==> flow/design.v <==
module ntt_16point(
    input wire clk,
    input wire rst,
    input wire start,
    input wire [111:0] data_in,
    output reg done,
    output reg [6:0] result_0,
    output reg [6:0] result_1,
    output reg [6:0] result_2,
    output reg [6:0] result_3,
    output reg [6:0] result_4,
    output reg [6:0] result_5,
    output reg [6:0] result_6,
    output reg [6:0] result_7,
    output reg [6:0] result_8,
    output reg [6:0] result_9,
    output reg [6:0] result_10,
    output reg [6:0] result_11,
    output reg [6:0] result_12,
    output reg [6:0] result_13,
    output reg [6:0] result_14,
    output reg [6:0] result_15
);
    localparam Q = 97;
    wire [6:0] omega [0:15];
    wire [6:0] input_data [0:15];
    reg [6:0] data [0:15];
    reg [3:0] stage;
    reg [4:0] i;
    reg computing;
    reg [3:0] m, k, j;
    reg [6:0] t, u, tw;
    reg [4:0] twiddle_idx;
    assign omega[0] = 1;
    assign omega[1] = 27;
    assign omega[2] = 50;
    assign omega[3] = 41;
    assign omega[4] = 96;
    assign omega[5] = 70;
    assign omega[6] = 47;
    assign omega[7] = 56;
    assign omega[8] = 1;
    assign omega[9] = 27;
    assign omega[10] = 50;
    assign omega[11] = 41;
    assign omega[12] = 96;
    assign omega[13] = 70;
    assign omega[14] = 47;
    assign omega[15] = 56;
    genvar gk;
    generate
        for (gk = 0; gk < 16; gk = gk + 1) begin : g_in
            assign input_data[gk] = data_in[7*gk +: 7];
        end
    endgenerate
    function [6:0] mod_mult;
        input [6:0] a;
        input [6:0] b;
        reg [13:0] temp;
        begin
            temp = a * b;
            mod_mult = temp % Q;
        end
    endfunction
    function [6:0] mod_add;
        input [6:0] a;
        input [6:0] b;
        reg [7:0] temp;
        begin
            temp = a + b;
            if (temp >= Q)
                mod_add = temp - Q;
            else
                mod_add = temp[6:0];
        end
    endfunction
    function [6:0] mod_sub;
        input [6:0] a;
        input [6:0] b;
        reg signed [7:0] temp;
        begin
            temp = a - b;
            if (temp < 0)
                mod_sub = temp + Q;
            else
                mod_sub = temp[6:0];
        end
    endfunction
    function [3:0] bit_reverse;
        input [3:0] idx;
        begin
            bit_reverse = {idx[0], idx[1], idx[2], idx[3]};
        end
    endfunction
    always @(posedge clk) begin
        if (rst) begin
            done <= 0;
            computing <= 0;
            stage <= 0;
            i <= 0;
        end else begin
            if (start && !computing) begin
                data[0] <= input_data[bit_reverse(0)];
                data[1] <= input_data[bit_reverse(1)];
                data[2] <= input_data[bit_reverse(2)];
                data[3] <= input_data[bit_reverse(3)];
                data[4] <= input_data[bit_reverse(4)];
                data[5] <= input_data[bit_reverse(5)];
                data[6] <= input_data[bit_reverse(6)];
                data[7] <= input_data[bit_reverse(7)];
                data[8] <= input_data[bit_reverse(8)];
                data[9] <= input_data[bit_reverse(9)];
                data[10] <= input_data[bit_reverse(10)];
                data[11] <= input_data[bit_reverse(11)];
                data[12] <= input_data[bit_reverse(12)];
                data[13] <= input_data[bit_reverse(13)];
                data[14] <= input_data[bit_reverse(14)];
                data[15] <= input_data[bit_reverse(15)];
                computing <= 1;
                done <= 0;
                stage <= 0;
                i <= 0;
            end else if (computing) begin
                if (stage < 4) begin
                    if (i < 16) begin
                        m = 1 << stage;   
                        k = i >> (stage + 1);   
                        j = i & ((1 << (stage + 1)) - 1);   
                        if (j < m) begin
                            twiddle_idx = (j << (4 - stage - 1)) & 15;
                            tw = omega[twiddle_idx];
                            t = mod_mult(tw, data[i + m]);
                            u = data[i];
                            data[i] <= mod_add(u, t);
                            data[i + m] <= mod_sub(u, t);
                        end
                        i <= i + 1;
                    end else begin
                        i <= 0;
                        stage <= stage + 1;
                    end
                end else begin
                    result_0 <= data[0];
                    result_1 <= data[1];
                    result_2 <= data[2];
                    result_3 <= data[3];
                    result_4 <= data[4];
                    result_5 <= data[5];
                    result_6 <= data[6];
                    result_7 <= data[7];
                    result_8 <= data[8];
                    result_9 <= data[9];
                    result_10 <= data[10];
                    result_11 <= data[11];
                    result_12 <= data[12];
                    result_13 <= data[13];
                    result_14 <= data[14];
                    result_15 <= data[15];
                    done <= 1;
                    computing <= 0;
                end
            end
        end
    end
endmodule
**Tool chain data of ntt_16point**

Tool output for the design above, in the order of the flow.
Lines are those of the file above, counted from 1.
Operators carry their Yosys type and port widths (W data, S select, Z words).
Library cell names are shortened.
A cell with n/a has no value.

- Top module: ntt_16point
- Clock port: clk
- Standard-cell library: sky130hd
- Timing corner: tt_025C_1v80

**Elaborated design**

Yosys after proc, flatten, opt, wreduce and memory -nomap, before mapping. Print and check cells are not counted. Equal cells are merged and count once.
Memory sizes are those after Yosys's memory passes, which may raise the word count (mostly to a power of two), join words into wider ones and drop unused or constant bits.

- Register bits after elaboration: 11
- Memory bits (writable): 112
- Memory cells: 1
- Input port bits: 115
- Output and inout port bits: 113
- Cells after elaboration: 140

- Add/subtract/negate cells: 10
- Multipliers: 1
- Div/mod/pow operators: 1
- Magnitude comparators: 5
- Equality and inequality tests: 15
- Shift-type cells: 3
- Muxes and demuxes: 79
- Bitwise gates (word level): 5
- Reduce/logical cells: 16

Memory list:

| name | depth | bits a word | RTL line | source |
|---|---|---|---|---|
| data | 16 | 7 | 27 | `reg [6:0] data [0:15];` |

Operators with widths:

| kind | number |
|---|---|
| $mux W7 | 52 |
| $mod A14 B7 Y32 const B | 1 |
| $mul A7 B7 Y14 | 1 |
| $pmux W7 S8 | 1 |
| $mux W4 | 14 |
| $shl A4 B32 Y4 | 1 |
| $eq A4 B4 Y1 const B | 8 |
| $reduce_or A2 Y1 | 9 |
| $eq A4 B3 Y1 const B | 4 |
| $mux W1 | 11 |
| $eq A4 B2 Y1 const B | 2 |
| $add A7 B7 Y8 | 1 |
| $sub A7 B7 Y8 | 1 |
| $lt A8 B1 Y1 const B | 1 |
| $ge A8 B7 Y1 const B | 1 |
| $add A7 B6 Y7 const B | 1 |
| $sub A7 B7 Y7 const B | 1 |
| $sub A5 B2 Y6 const B | 1 |
| $shl A1 B5 Y4 const A | 1 |
| $sub A3 B4 Y5 const A | 1 |
| $add A4 B1 Y5 const B | 1 |
| $add A5 B1 Y5 const B | 1 |
| $lt A5 B5 Y1 const B | 1 |
| $mux W5 | 1 |
| $not A1 Y1 | 4 |
| $shl A2 B4 Y4 const A | 1 |
| $reduce_and A2 Y1 | 2 |
| $sub A4 B1 Y4 const B | 1 |

Not listed: further kinds 10, cells in them 10.

**Longest topological paths**

Yosys ltp: most cells in a row. Word level: on the elaborated netlist, between registers, memories and ports. Mapped: between sequential cells and ports; inverters and the memories' decode and read muxes count.

- Depth in word-level cells: 25
- ABC_AREA: 1
- Depth in mapped cells: 107
- Gate-level depth less buffers: 105

**After synthesis**

Yosys stat after the flow's synthesis: flattened, memories mapped to cells. It holds for the ABC_AREA given above (unset counts as 0); a run with the other value may have another netlist.

- Mapped cells: 2080
- Synthesis area: 17068.9 um^2
- Mapped flip-flops: 239
- Buffers: 59

Cell types:

| cell type | number | total area (um^2) |
|---|---|---|
| edfxtp_1 | 224 | 6.73E+03 |
| nand2_1 | 392 | 1.47E+03 |
| o21ai_0 | 235 | 1.18E+03 |
| inv_1 | 264 | 990.95 |
| ha_1 | 70 | 875.84 |
| nor2_1 | 195 | 731.952 |
| nand3_1 | 121 | 605.581 |
| fa_1 | 27 | 540.518 |
| o22ai_1 | 75 | 469.2 |
| a21oi_1 | 80 | 400.384 |
| xor2_1 | 38 | 332.819 |
| dfxtp_1 | 15 | 300.288 |
| nand2_2 | 39 | 243.984 |
| nand4_1 | 36 | 225.216 |
| clkbuf_1 | 47 | 176.419 |
| o211ai_1 | 21 | 157.651 |
| nand3_4 | 7 | 122.618 |
| mux2i_1 | 12 | 120.115 |

Other cell types: 40; their cells: 182.

**Path before layout**

OpenSTA on the mapped netlist: ideal clock, no wires. The path of least setup slack (recovery checks aside). Input and output delay are each 20% of the period. Register names are those of the netlist, which keeps one name where synthesis merged equal registers.

- Path type: reg2reg
- From: register stage[0]
- To: memory data[0][1]
- Period: 16.0 ns
- Library setup time: 0.268 ns
- Time at the first pin: 0.000 ns
- Arrival time: 14.666 ns
- Required time: 15.732 ns
- Path slack: 1.067 ns
- Delay of the path: 14.934 ns
- Stages on the path: 95
- Synthesis period reached: 14.933 ns

"delay of the path" is the arrival time less input delay plus setup time.
"stages on the path": output pins that drive a net of the path, with the launching flip-flop's if there is one; two outputs of one cell count as two.
"synthesis period reached" = period - worst setup slack (recovery checks aside). The figure is calculated, with input and output delays left at 20% of the set period.
Between the ends stands the longest chain of elaborated cells between them, by number of cells; it is not shown to be the way that was timed. Of several equally long chains one is given.
A line is the first line of the expression or statement that the cell stems from. Yosys adds cells for indexed reads and writes and turns some case tables into memories.
A register here has more assigning lines than the two given.

- Cell sequence: dfxtp_1 > clkbuf_1 > inv_1 > ha_1 > nor2_1 > nand2_1 > xor2_1 > nor2_1 > inv_1 > nor2_1 > nor2_1 > nor3_1 > ha_1 > inv_1 > nand3_1 > inv_1 > a2111oi_0 > inv_1 > [... 59 more ...] > nand2_1 > nand2_1 > ha_1 > inv_1 > fa_1 > o31ai_1 > a21oi_1 > o21ai_0 > xor2_1 > o311ai_0 > nand2_1 > inv_1 > or2_2 > o21ai_0 > clkbuf_1 > inv_1 > nor2_1 > o22ai_1
- Length of the longest elaborated chain: 25
- Elaborated cells on any way between the ends: 83

Ends and longest elaborated chain, after synthesis:

| what | RTL line | source |
|---|---|---|
| start: declaration | 28 | `reg [3:0] stage;` |
| start: assignment | 99 | `stage <= 0;` |
| start: assignment | 140 | `stage <= stage + 1;` |
| $add A4 B1 Y5 | 128 | `j = i & ((1 << (stage + 1)) - 1);` |
| $shl A1 B5 Y4 | 128 |  |
| $sub A4 B1 Y4 | 128 |  |
| $and A4 B4 Y4 | 128 |  |
| $shl A4 B32 Y4 | 130 | `twiddle_idx = (j << (4 - stage - 1)) & 15;` |
| $eq A4 B4 Y1 | 131 | `tw = omega[twiddle_idx];` |
| $reduce_or A2 Y1 | n/a |  |
| [... 11 more ...] | n/a |  |
| $mux W7 | 71 | `if (temp >= Q)` |
| $mux W7 | 129 | `if (j < m) begin` |
| $mux W7 | 125 | `if (i < 16) begin` |
| $mux W7 | 124 | `if (stage < 4) begin` |
| $mux W7 | 123 | `end else if (computing) begin` |
| $mux W7 | 102 | `if (start && !computing) begin` |
| $mux W7 | 96 | `if (rst) begin` |
| end: declaration | 27 | `reg [6:0] data [0:15];` |

**Path in the finished layout**

Path of least setup slack in the final report of run A (OpenROAD, finished layout, wires in). Where an end is a register, its clock arrival counts in the times.

- Path type: reg2reg
- From: register stage[0]
- To: memory data[0][1]
- Period: 27.2 ns
- Library setup time: 0.24 ns
- Time at the first pin: 0.56 ns
- Arrival time: 21.84 ns
- Required time: 27.49 ns
- Path slack: 5.65 ns
- Stages on the path: 94

Between the ends stands the longest chain of elaborated cells between them, by number of cells; it is not shown to be the way that was timed. Of several equally long chains one is given.
A register here has more assigning lines than the two given.

- Cell sequence: dfxtp_1 > clkbuf_1 > nor2_1 > inv_1 > nor2_1 > ha_1 > fa_1 > nor2_1 > inv_2 > buf_1 > nor2_1 > a21oi_1 > o221ai_1 > a22oi_1 > nand2_1 > inv_1 > nand2_1 > fa_1 > [... 58 more ...] > nand2_1 > ha_1 > inv_1 > fa_1 > o31ai_1 > a21oi_1 > o21ai_0 > xor2_1 > o311ai_0 > nand2_1 > inv_1 > or2_2 > o21ai_1 > buf_4 > clkbuf_1 > inv_1 > nor2_1 > o22ai_1
- Length of the longest elaborated chain: 25
- Elaborated cells on any way between the ends: 83

Ends and longest elaborated chain, post-layout:

| what | RTL line | source |
|---|---|---|
| start: declaration | 28 | `reg [3:0] stage;` |
| start: assignment | 99 | `stage <= 0;` |
| start: assignment | 140 | `stage <= stage + 1;` |
| $add A4 B1 Y5 | 128 | `j = i & ((1 << (stage + 1)) - 1);` |
| $shl A1 B5 Y4 | 128 |  |
| $sub A4 B1 Y4 | 128 |  |
| $and A4 B4 Y4 | 128 |  |
| $shl A4 B32 Y4 | 130 | `twiddle_idx = (j << (4 - stage - 1)) & 15;` |
| $eq A4 B4 Y1 | 131 | `tw = omega[twiddle_idx];` |
| $reduce_or A2 Y1 | n/a |  |
| [... 11 more ...] | n/a |  |
| $mux W7 | 71 | `if (temp >= Q)` |
| $mux W7 | 129 | `if (j < m) begin` |
| $mux W7 | 125 | `if (i < 16) begin` |
| $mux W7 | 124 | `if (stage < 4) begin` |
| $mux W7 | 123 | `end else if (computing) begin` |
| $mux W7 | 102 | `if (start && !computing) begin` |
| $mux W7 | 96 | `if (rst) begin` |
| end: declaration | 27 | `reg [6:0] data [0:15];` |

Measured results for ntt_16point: 5 stored runs of the Yosys and OpenROAD flow on sky130hd. The settings differ; the order carries no meaning. The constraints put input and output delay at 20% of the set period each and load the outputs with 0.01 pF.
"period achieved" = clock period - worst setup slack. The figure is calculated, with input and output delays left at 20% of the set period.
By "worst path time" is meant the share of the clock period that the worst setup path is allowed (20% is reserved at inputs, 20% at outputs), minus its slack. Clock arrival times at its registers enter into it.
"power" is the tool's figure for a default switching activity; nothing was simulated.

### Run A

Settings: `ABC_AREA=1`, `CELL_PAD_IN_SITES_DETAIL_PLACEMENT=2`, `CELL_PAD_IN_SITES_GLOBAL_PLACEMENT=3`, `CORE_ASPECT_RATIO=0.78`, `CORE_MARGIN=5`, `CORE_UTILIZATION=29`, `CTS_CLUSTER_DIAMETER=278`, `CTS_CLUSTER_SIZE=38`, `GPL_ROUTABILITY_DRIVEN=1`, `GPL_TIMING_DRIVEN=0`, `HOLD_SLACK_MARGIN=0.08`, `MIN_ROUTING_LAYER=met2`, `PLACE_DENSITY_LB_ADDON=0.07`, `SLEW_MARGIN=0`, `TNS_END_PERCENT=15`, `period_ns=27.2`, `CAP_MARGIN=20`

- Post-synthesis cell area: 17068.9 um^2
- Die footprint: 63848.2 um^2
- Standard-cell area after routing: 20925.1 um^2
- Final design utilization: 0.359
- Worst setup slack after layout: 5.647 ns
- Setup total negative slack: 0.000 ns
- Final worst hold slack: 0.487 ns
- Power: 1.693 mW
- Period achieved: 21.553 ns
- Worst path time: 21.55 ns
- Type of the worst setup path: reg2reg

### Run B

Settings: `ABC_AREA=0`, `CELL_PAD_IN_SITES_DETAIL_PLACEMENT=1`, `CORE_UTILIZATION=29`, `CTS_CLUSTER_SIZE=35`, `GPL_ROUTABILITY_DRIVEN=1`, `PLACE_DENSITY_LB_ADDON=0.07`, `SLEW_MARGIN=0`, `period_ns=24.0`, `CAP_MARGIN=20`, `CORE_MARGIN=2`

- Post-synthesis cell area: 16917.5 um^2
- Die footprint: 60285.0 um^2
- Standard-cell area after routing: 21192.8 um^2
- Final design utilization: 0.367
- Worst setup slack after layout: 4.651 ns
- Setup total negative slack: 0.000 ns
- Final worst hold slack: 0.462 ns
- Power: 1.866 mW
- Period achieved: 19.349 ns
- Worst path time: 19.35 ns
- Type of the worst setup path: reg2reg

### Run C

Settings: `ABC_AREA=0`, `CELL_PAD_IN_SITES_DETAIL_PLACEMENT=1`, `CELL_PAD_IN_SITES_GLOBAL_PLACEMENT=2`, `CORE_ASPECT_RATIO=0.78`, `CORE_MARGIN=5`, `CORE_UTILIZATION=29`, `CTS_CLUSTER_DIAMETER=278`, `CTS_CLUSTER_SIZE=35`, `GPL_ROUTABILITY_DRIVEN=1`, `GPL_TIMING_DRIVEN=0`, `HOLD_SLACK_MARGIN=0.08`, `PLACE_DENSITY_LB_ADDON=0.07`, `SLEW_MARGIN=0`, `TNS_END_PERCENT=15`, `period_ns=22.4`, `CAP_MARGIN=20`

- Post-synthesis cell area: 16917.5 um^2
- Die footprint: 63302.8 um^2
- Standard-cell area after routing: 20686.1 um^2
- Final design utilization: 0.357
- Worst setup slack after layout: 1.517 ns
- Setup total negative slack: 0.000 ns
- Final worst hold slack: 0.464 ns
- Power: 1.807 mW
- Period achieved: 20.883 ns
- Worst path time: 20.88 ns
- Type of the worst setup path: reg2reg

### Run D

Settings: `period_ns=18.3`, `CAP_MARGIN=20`, `CORE_MARGIN=2`, `CORE_UTILIZATION=40`, `SLEW_MARGIN=20`

- Post-synthesis cell area: 16917.5 um^2
- Die footprint: 43955.2 um^2
- Standard-cell area after routing: 20951.3 um^2
- Final design utilization: 0.501
- Worst setup slack after layout: 1.058 ns
- Setup total negative slack: 0.000 ns
- Final worst hold slack: 0.456 ns
- Power: 2.328 mW
- Period achieved: 17.242 ns
- Worst path time: 17.24 ns
- Type of the worst setup path: reg2reg

### Run E

Settings: `ABC_AREA=0`, `CELL_PAD_IN_SITES_DETAIL_PLACEMENT=1`, `CELL_PAD_IN_SITES_GLOBAL_PLACEMENT=2`, `CORE_ASPECT_RATIO=0.78`, `CORE_MARGIN=5`, `CORE_UTILIZATION=29`, `CTS_CLUSTER_SIZE=35`, `GPL_ROUTABILITY_DRIVEN=1`, `GPL_TIMING_DRIVEN=0`, `HOLD_SLACK_MARGIN=0.08`, `PLACE_DENSITY_LB_ADDON=0.07`, `SETUP_SLACK_MARGIN=4.63`, `SLEW_MARGIN=0`, `TNS_END_PERCENT=5`, `period_ns=22.4`, `CAP_MARGIN=20`

- Post-synthesis cell area: 16917.5 um^2
- Die footprint: 63302.8 um^2
- Standard-cell area after routing: 22571.6 um^2
- Final design utilization: 0.389
- Worst setup slack after layout: 5.325 ns
- Setup total negative slack: 0.000 ns
- Final worst hold slack: 0.454 ns
- Power: 2.274 mW
- Period achieved: 17.075 ns
- Worst path time: 17.07 ns
- Type of the worst setup path: reg2reg
